==> flow/design.v <==
module OQ1_Stopwatch(AN, Seg, Dot, CLK, Start, RESET);  
	output [3:0] AN;
	output [6:0] Seg;
	output Dot;
	input CLK, Start, RESET;
	parameter R = 2'b00;
    parameter W = 2'b01;
    parameter C = 2'b10;	
	reg  [11:0] divider_ds;
	reg  [5:0]  divider_ms;
	reg  [6:0]  Seg_Temp;
	reg  [3:0]  D3,D2,D1,D0,D_Temp,AN_Temp;
	reg  [1:0]  state,n_state;
	reg         dp;
	wire        RTC_ds,RTC_ms;
	always @(posedge CLK or posedge RESET) begin
	  if(RESET) divider_ms <= 0;
	  else if(divider_ms==32) divider_ms <= 0;
      else divider_ms <= divider_ms + 1;
    end
    assign RTC_ms = ((divider_ms == 32)?1'b1:1'b0);
	always @(posedge CLK or posedge RESET) begin
      if(RESET) divider_ds <= 0;
      else if(divider_ds==3276) divider_ds <= 0;
      else if(state==C) divider_ds <= divider_ds + 1;
    end
    assign RTC_ds = ((divider_ds == 3276)?1'b1:1'b0);
	always@(posedge CLK or posedge RESET) begin
      if(RESET) begin
        state <= R;
        D3 <= 0;
        D2 <= 0;
        D1 <= 0;
        D0 <= 0;
      end else begin
        state <= n_state;
        if(RTC_ds) begin
          if(D0 == 9) begin
            D0 <= 0;
            if(D1 == 9) begin
              D1 <= 0;
              if(D2 == 9) begin
                D2 <= 0;
                if(D3 == 9) begin
                  D3 <= 0;                  
                end else begin
                  D3 <= D3 + 1;
                end                    
              end else begin
                D2 <= D2 + 1;
              end      
            end else begin
              D1 <= D1 + 1;
            end
          end else begin
            D0 <= D0 + 1;
          end
        end      
      end
    end
    always@(*) begin
      case (state)
        R : if(RESET) n_state = R;
            else if(Start && !RESET) n_state = C;
            else n_state = W;
        W : if(RESET) n_state = R;
            else if(Start && !RESET) n_state = C;
            else n_state = W;
        C : if(RESET) n_state = R;
            else n_state = C;        
        default : n_state = R;
      endcase
    end
    always@(posedge CLK or posedge RESET) begin
      if(RESET) begin
        D_Temp  <= 4'b0000;
        AN_Temp <= 4'b1110;
        dp      <= 1'b0;
      end else if(RTC_ms) begin
      case(AN_Temp)
        4'b0111 : begin
                    D_Temp <= D0;
                    AN_Temp <= 4'b1110;
                    dp <= 1;
                  end
        4'b1110 : begin
                    D_Temp <= D1;
                    AN_Temp <= 4'b1101;
                    dp <= 0;
                  end
        4'b1101 : begin
                    D_Temp <= D2;
                    AN_Temp <= 4'b1011;
                    dp <= 1;
                  end
        4'b1011 : begin
                    D_Temp <= D3;
                    AN_Temp <= 4'b0111;
                    dp <= 1;
                  end
      endcase
      end
    end    
    always @(*) begin
        case(D_Temp)
          0 : Seg_Temp=7'b1000000; 
          1 : Seg_Temp=7'b1111001; 
          2 : Seg_Temp=7'b0100100; 
          3 : Seg_Temp=7'b0110000; 
          4 : Seg_Temp=7'b0011001; 
          5 : Seg_Temp=7'b0010010; 
          6 : Seg_Temp=7'b0000010; 
          7 : Seg_Temp=7'b1111000; 
          8 : Seg_Temp=7'b0000000; 
          9 : Seg_Temp=7'b0011000; 
          default : Seg_Temp=7'b0111111; 
      endcase
    end
    assign Seg = Seg_Temp;
    assign AN = AN_Temp;
    assign Dot = dp;
endmodule
Tool chain data of OQ1_Stopwatch
What the tools print for OQ1_Stopwatch, step after step.
Lines are those of the file above, counted from 1.
Cell names lack the library's common part.
{"block": "setup", "top_module": "OQ1_Stopwatch", "clock": "CLK", "cell_library": "sky130hd", "pvt_corner": "tt_025C_1v80"}

Elaborated design
Counts by Yosys on the flattened word-level netlist (proc, flatten, opt, wreduce; memories kept). Register bits leave out memories and registers merged into their read ports (data or address). Print and check cells are left out. Cells with the same type and inputs are merged into one.
Yosys's memory passes give these memory sizes; they may raise the number of words (mostly to a power of two), join words into wider ones and drop unused or constant bits.
{"block": "bits", "n_memories": 1, "elab_cells": 58, "ff_bits": 45, "input_bits": 3, "out_inout_bits": 12, "mem_bits_ro": 112}
{"block": "memory_table", "name": "(no name shown)", "size": 16, "word_bits": 7, "read_ports": 1, "wr": 0, "line": 105, "rtl": "case(D_Temp)"}
{"block": "classes", "reduce_and_logical": 13, "n_addsub": 6, "n_eq": 12, "mux": 16}
{"block": "ops", "cell": "4-bit parallel mux with 4-bit select", "count": 2}
{"block": "ops", "cell": "4-bit == test with constant B", "count": 7}
{"block": "ops", "cell": "12-bit 2-to-1 mux", "count": 2}
{"block": "ops", "cell": "4-bit by 1-bit adder with 4-bit output with constant B", "count": 4}
{"block": "ops", "cell": "4-bit 2-to-1 mux", "count": 4}
{"block": "ops", "cell": "12-bit by 1-bit adder with 12-bit output with constant B", "count": 1}
{"block": "ops", "cell": "12-bit == test with constant B", "count": 1}
{"block": "ops", "cell": "2-bit AND reduction", "count": 3}
{"block": "ops", "cell": "6-bit by 1-bit adder with 6-bit output with constant B", "count": 1}
{"block": "ops", "cell": "6-bit == test with constant B", "count": 1}
{"block": "ops", "cell": "6-bit 2-to-1 mux", "count": 1}
{"block": "ops", "cell": "2-bit 2-to-1 mux", "count": 3}
{"block": "ops", "cell": "2-bit nonzero test", "count": 2}
{"block": "ops", "cell": "4-bit by 3-bit == test with 1-bit output with constant B", "count": 1}
{"block": "ops", "cell": "4-bit AND reduction", "count": 1}
{"block": "ops", "cell": "4-bit nonzero test", "count": 1}
{"block": "ops", "cell": "2-bit parallel mux with 2-bit select", "count": 1}
{"block": "ops", "cell": "3-bit AND reduction", "count": 1}
{"block": "ops", "cell": "3-bit OR reduction", "count": 1}
{"block": "ops", "cell": "2-bit by 1-bit == test with 1-bit output with constant B", "count": 1}
{"block": "ops", "cell": "2-bit == test with constant B", "count": 1}
{"block": "ops", "cell": "2-bit logical NOT", "count": 1}
{"block": "ops", "cell": "2-bit OR reduction", "count": 1}
{"block": "ops", "cell": "1-bit parallel mux with 2-bit select", "count": 1}
{"block": "ops", "cell": "1-bit 2-to-1 mux", "count": 2}
{"block": "ops", "cell": "1-bit logical AND", "count": 1}
{"block": "ops", "cell": "1-bit logical NOT", "count": 1}

Longest topological paths
Longest topological path by Yosys (ltp), each cell counted once; first at word level (registers and memories cut), then after technology mapping (sequential cells cut; the memories' decode and read muxes count).
{"block": "depth", "depth_word": 5, "abc_area": 1, "ltp_mapped": 9, "ltp_nobuf": 9}

After synthesis
Source: synth_stat.txt of the flow (Yosys; design flattened, memories mapped). It holds for the ABC_AREA given above (unset counts as 0); a run with the other value may have another netlist.
The area totals of this step are shown rounded.
{"block": "synth_totals", "ffs": 44, "seqArea_um2": 1105, "area_um2": 2749, "cell_count": 370, "n_buf": 3}
{"block": "by_type", "cell_type": "dfrtp_1", "count": 41, "area_total_um2": 1.03E+03}
{"block": "by_type", "cell_type": "nand2_1", "count": 110, "area_total_um2": 412.896}
{"block": "by_type", "cell_type": "nand3_1", "count": 34, "area_total_um2": 170.163}
{"block": "by_type", "cell_type": "inv_1", "count": 41, "area_total_um2": 153.898}
{"block": "by_type", "cell_type": "nor2_1", "count": 37, "area_total_um2": 138.883}
{"block": "by_type", "cell_type": "ha_1", "count": 9, "area_total_um2": 112.608}
{"block": "by_type", "cell_type": "o21ai_0", "count": 18, "area_total_um2": 90.086}
{"block": "by_type", "cell_type": "dfstp_2", "count": 3, "area_total_um2": 78.826}
{"block": "by_type", "cell_type": "xor2_1", "count": 8, "area_total_um2": 70.067}
{"block": "by_type", "cell_type": "nor3_1", "count": 10, "area_total_um2": 50.048}
{"block": "by_type", "cell_type": "nand2_4", "count": 4, "area_total_um2": 45.043}
{"block": "by_type", "cell_type": "nand4_1", "count": 7, "area_total_um2": 43.792}
{"block": "by_type", "cell_type": "nor2_8", "count": 2, "area_total_um2": 40.038}
{"block": "by_type", "cell_type": "nor2_2", "count": 5, "area_total_um2": 31.28}
{"block": "by_type", "cell_type": "inv_2", "count": 8, "area_total_um2": 30.029}
{"block": "by_type", "cell_type": "o21ai_1", "count": 6, "area_total_um2": 30.029}
{"block": "by_type", "cell_type": "a21oi_1", "count": 5, "area_total_um2": 25.024}
{"block": "by_type", "cell_type": "nand2_2", "count": 4, "area_total_um2": 25.024}
Not listed: further types 14, cells in them 18.

Worst setup path after synthesis
Source: OpenSTA report_checks on the synthesized netlist (no wires, ideal clock, input and output delay 20% of the period each), path of least setup slack; recovery checks are left aside. Register names are those of the netlist, which keeps one name where synthesis merged equal registers.
{"block": "synth_path", "kind": "reg2out", "from": "reg D_Temp[0]", "to": "out Seg[3]", "t_first_pin_ps": 0, "required_ps": 8000, "tclk_ps": 10000, "out_delay_ps": 2000, "arrival_ps": 1128, "path_buffers": 0, "driving_pins": 6, "path_delay_ps": 1128, "path_slack_ps": 6872, "period_less_setup_slack_ps": 3128}
"path_delay_ps" is the arrival time less input delay plus setup time.
A path that ends at an output port has no setup time.
"driving_pins" counts driving pins, that of a launching flip-flop among them; a cell with two outputs on the path counts twice.
"period_less_setup_slack_ps" is the clock period less the worst setup slack; recovery checks do not enter. This is arithmetic on one report: input and output delays are still those of the set period (20% each).
The rows between start and end are the longest chain of elaborated cells between them; the timing report does not say that the signal goes this way. Where chains are equally long, one stands for them.
A line is the first line of the expression or statement that the cell stems from. Yosys adds cells for indexed reads and writes and turns some case tables into memories.
A memory read counts as a cell of the chain, while the word-level depth stops at memories.
At most two assigning lines are given for a register; there are more.
{"block": "synth_between", "path_cell_list": "dfrtp_1 -> inv_1 -> ha_1 -> nand2_1 -> inv_1 -> o21ai_0", "elab_chain_len": 1, "cone_cells": 1, "lines_between": 1, "cone_classes": "memory: 1"}
{"block": "synth_lines", "item": "start, declared", "line": 12, "rtl": "reg [3:0] D3,D2,D1,D0,D_Temp,AN_Temp;"}
{"block": "synth_lines", "item": "start, assigned", "line": 76, "rtl": "D_Temp  <= 4'b0000;"}
{"block": "synth_lines", "item": "start, assigned", "line": 82, "rtl": "D_Temp <= D0;"}
{"block": "synth_lines", "item": "memory 16 x 7 bit", "line": 105, "rtl": "case(D_Temp)"}
{"block": "synth_lines", "item": "end, declared", "line": 3, "rtl": "output [6:0] Seg;"}

Timing after layout
Path of least setup slack in the final report of record 1 (OpenROAD, finished layout, wires in). Where an end is a register, its clock arrival counts in the times.
The report prints the path's times to 10 ps; the period is as set.
{"block": "layout_path", "kind": "reg2out", "from": "reg D_Temp[1]", "to": "out Seg[1]", "required_ps": 1900, "out_delay_ps": 470, "path_buffers": 2, "arrival_ps": 1420, "driving_pins": 5, "path_slack_ps": 470, "t_first_pin_ps": 290, "tclk_ps": 2370}
The rows between start and end are the longest chain of elaborated cells between them; the timing report does not say that the signal goes this way. Where chains are equally long, one stands for them.
A memory read counts as a cell of the chain, while the word-level depth stops at memories.
At most two assigning lines are given for a register; there are more.
{"block": "layout_between", "path_cell_list": "dfrtp_1 -> buf_4 -> o21ai_1 -> nand2_1 -> dlygate4sd2_1", "elab_chain_len": 1, "cone_cells": 1, "lines_between": 1, "cone_classes": "memory: 1"}
{"block": "layout_lines", "item": "start, declared", "line": 12, "rtl": "reg [3:0] D3,D2,D1,D0,D_Temp,AN_Temp;"}
{"block": "layout_lines", "item": "start, assigned", "line": 76, "rtl": "D_Temp  <= 4'b0000;"}
{"block": "layout_lines", "item": "start, assigned", "line": 82, "rtl": "D_Temp <= D0;"}
{"block": "layout_lines", "item": "memory 16 x 7 bit", "line": 105, "rtl": "case(D_Temp)"}
{"block": "layout_lines", "item": "end, declared", "line": 3, "rtl": "output [6:0] Seg;"}

Record of 6 stored runs of the RTL-to-layout flow on OQ1_Stopwatch, platform sky130hd. The runs are unordered. Constraints: input delay and output delay 20% of the set period each, output load 0.01 pF.
"timing.achieved_period_ps": clock period set for the run, less the worst setup slack. It is reckoned from that one timing run; input and output delays stay at 20% of the period that was set.
"worst_setup_path_time_ps" = time allowed to the worst setup path (clock period - input delay - output delay, where it has them) - its slack; a late launch clock adds to it, a late capture clock takes from it.
"fin_power_mw" is the tool's figure for a default switching activity; nothing was simulated.
"worst_setup_path_time_ps" is known to 10 ps.
Results are given in rounded form.

{"run": "record 1", "settings": { "ABC_AREA": 1, "CAP_MARGIN": 0, "CORE_ASPECT_RATIO": 1.71, "CORE_UTILIZATION": 63, "CTS_CLUSTER_SIZE": 26, "GPL_TIMING_DRIVEN": 1, "HOLD_SLACK_MARGIN": 0.15, "MAX_ROUTING_LAYER": "met4", "MIN_ROUTING_LAYER": "met1", "SETUP_SLACK_MARGIN": 0.46, "TNS_END_PERCENT": 20, "period_ns": 2.37, "CORE_MARGIN": 2, "SLEW_MARGIN": 20 }, "results": { "finalUtil_pct": 72.6, "worst_setup_path_time_ps": 1420, "critical_path_type": "reg2out", "hold_worst_slack_ps": 491, "post_route_stdcell_area_um2": 3070, "fin_power_mw": 1.550, "fin_tns_ps": 0, "ys_area_um2": 2749, "timing.achieved_period_ps": 1897, "setup_worst_slack_ps": 473, "final_die_area_um2": 4927 }}
{"run": "record 2", "settings": { "ABC_AREA": 1, "CORE_ASPECT_RATIO": 0.81, "CORE_UTILIZATION": 63, "CTS_CLUSTER_SIZE": 21, "GPL_TIMING_DRIVEN": 0, "HOLD_SLACK_MARGIN": 0.15, "MAX_ROUTING_LAYER": "met4", "MIN_ROUTING_LAYER": "met1", "PLACE_DENSITY": 0.47, "TNS_END_PERCENT": 20, "period_ns": 2.37, "CAP_MARGIN": 20, "CORE_MARGIN": 2, "SLEW_MARGIN": 20 }, "results": { "fin_power_mw": 1.526, "timing.achieved_period_ps": 2275, "post_route_stdcell_area_um2": 3093, "hold_worst_slack_ps": 488, "finalUtil_pct": 74.5, "worst_setup_path_time_ps": 1800, "critical_path_type": "reg2out", "fin_tns_ps": 0, "setup_worst_slack_ps": 95, "final_die_area_um2": 4911, "ys_area_um2": 2749 }}
{"run": "record 3", "settings": { "ABC_AREA": 1, "CAP_MARGIN": 15, "CELL_PAD_IN_SITES_DETAIL_PLACEMENT": 0, "CORE_ASPECT_RATIO": 1.57, "CORE_UTILIZATION": 67, "CTS_CLUSTER_DIAMETER": 378, "GPL_TIMING_DRIVEN": 0, "SETUP_SLACK_MARGIN": 0.14, "TNS_END_PERCENT": 70, "period_ns": 2.54, "CORE_MARGIN": 2, "SLEW_MARGIN": 20 }, "results": { "worst_setup_path_time_ps": 1860, "critical_path_type": "reg2out", "fin_power_mw": 1.435, "final_die_area_um2": 4644, "setup_worst_slack_ps": 171, "fin_tns_ps": 0, "hold_worst_slack_ps": 494, "post_route_stdcell_area_um2": 3077, "finalUtil_pct": 77.1, "ys_area_um2": 2749, "timing.achieved_period_ps": 2369 }}
{"run": "record 4", "settings": { "CAP_MARGIN": 5, "CELL_PAD_IN_SITES_DETAIL_PLACEMENT": 1, "HOLD_SLACK_MARGIN": 0.17, "period_ns": 10.0, "CORE_MARGIN": 2, "CORE_UTILIZATION": 40, "SLEW_MARGIN": 20 }, "results": { "post_route_stdcell_area_um2": 2894, "fin_power_mw": 0.3894, "worst_setup_path_time_ps": 1950, "critical_path_type": "reg2out", "setup_worst_slack_ps": 6050, "ys_area_um2": 2595, "final_die_area_um2": 7148, "fin_tns_ps": 0, "finalUtil_pct": 45.8, "hold_worst_slack_ps": 505, "timing.achieved_period_ps": 3950 }}
{"run": "record 5", "settings": { "ABC_AREA": 1, "CAP_MARGIN": 0, "CELL_PAD_IN_SITES_DETAIL_PLACEMENT": 1, "CELL_PAD_IN_SITES_GLOBAL_PLACEMENT": 1, "CORE_ASPECT_RATIO": 1.71, "CORE_UTILIZATION": 55, "CTS_CLUSTER_DIAMETER": 328, "CTS_CLUSTER_SIZE": 26, "GPL_TIMING_DRIVEN": 0, "HOLD_SLACK_MARGIN": 0.15, "MAX_ROUTING_LAYER": "met5", "MIN_ROUTING_LAYER": "met2", "SETUP_SLACK_MARGIN": 0.46, "SLEW_MARGIN": 25, "TNS_END_PERCENT": 20, "period_ns": 3.04, "CORE_MARGIN": 2 }, "results": { "ys_area_um2": 2749, "fin_power_mw": 1.232, "post_route_stdcell_area_um2": 3092, "final_die_area_um2": 5600, "worst_setup_path_time_ps": 1870, "critical_path_type": "reg2out", "setup_worst_slack_ps": 561, "hold_worst_slack_ps": 495, "timing.achieved_period_ps": 2479, "finalUtil_pct": 64.6, "fin_tns_ps": 0 }}
{"run": "record 6", "settings": { "ABC_AREA": 1, "CORE_MARGIN": 4, "CORE_UTILIZATION": 68, "CTS_CLUSTER_SIZE": 57, "GPL_TIMING_DRIVEN": 0, "HOLD_SLACK_MARGIN": 0.11, "PLACE_DENSITY_LB_ADDON": 0.26, "SETUP_SLACK_MARGIN": 0.12, "period_ns": 5.51, "CAP_MARGIN": 20, "SLEW_MARGIN": 20 }, "results": { "post_route_stdcell_area_um2": 3058, "worst_setup_path_time_ps": 1970, "critical_path_type": "reg2out", "ys_area_um2": 2749, "setup_worst_slack_ps": 2440, "finalUtil_pct": 81.1, "fin_power_mw": 0.6472, "timing.achieved_period_ps": 3070, "hold_worst_slack_ps": 485, "fin_tns_ps": 0, "final_die_area_um2": 5124 }}
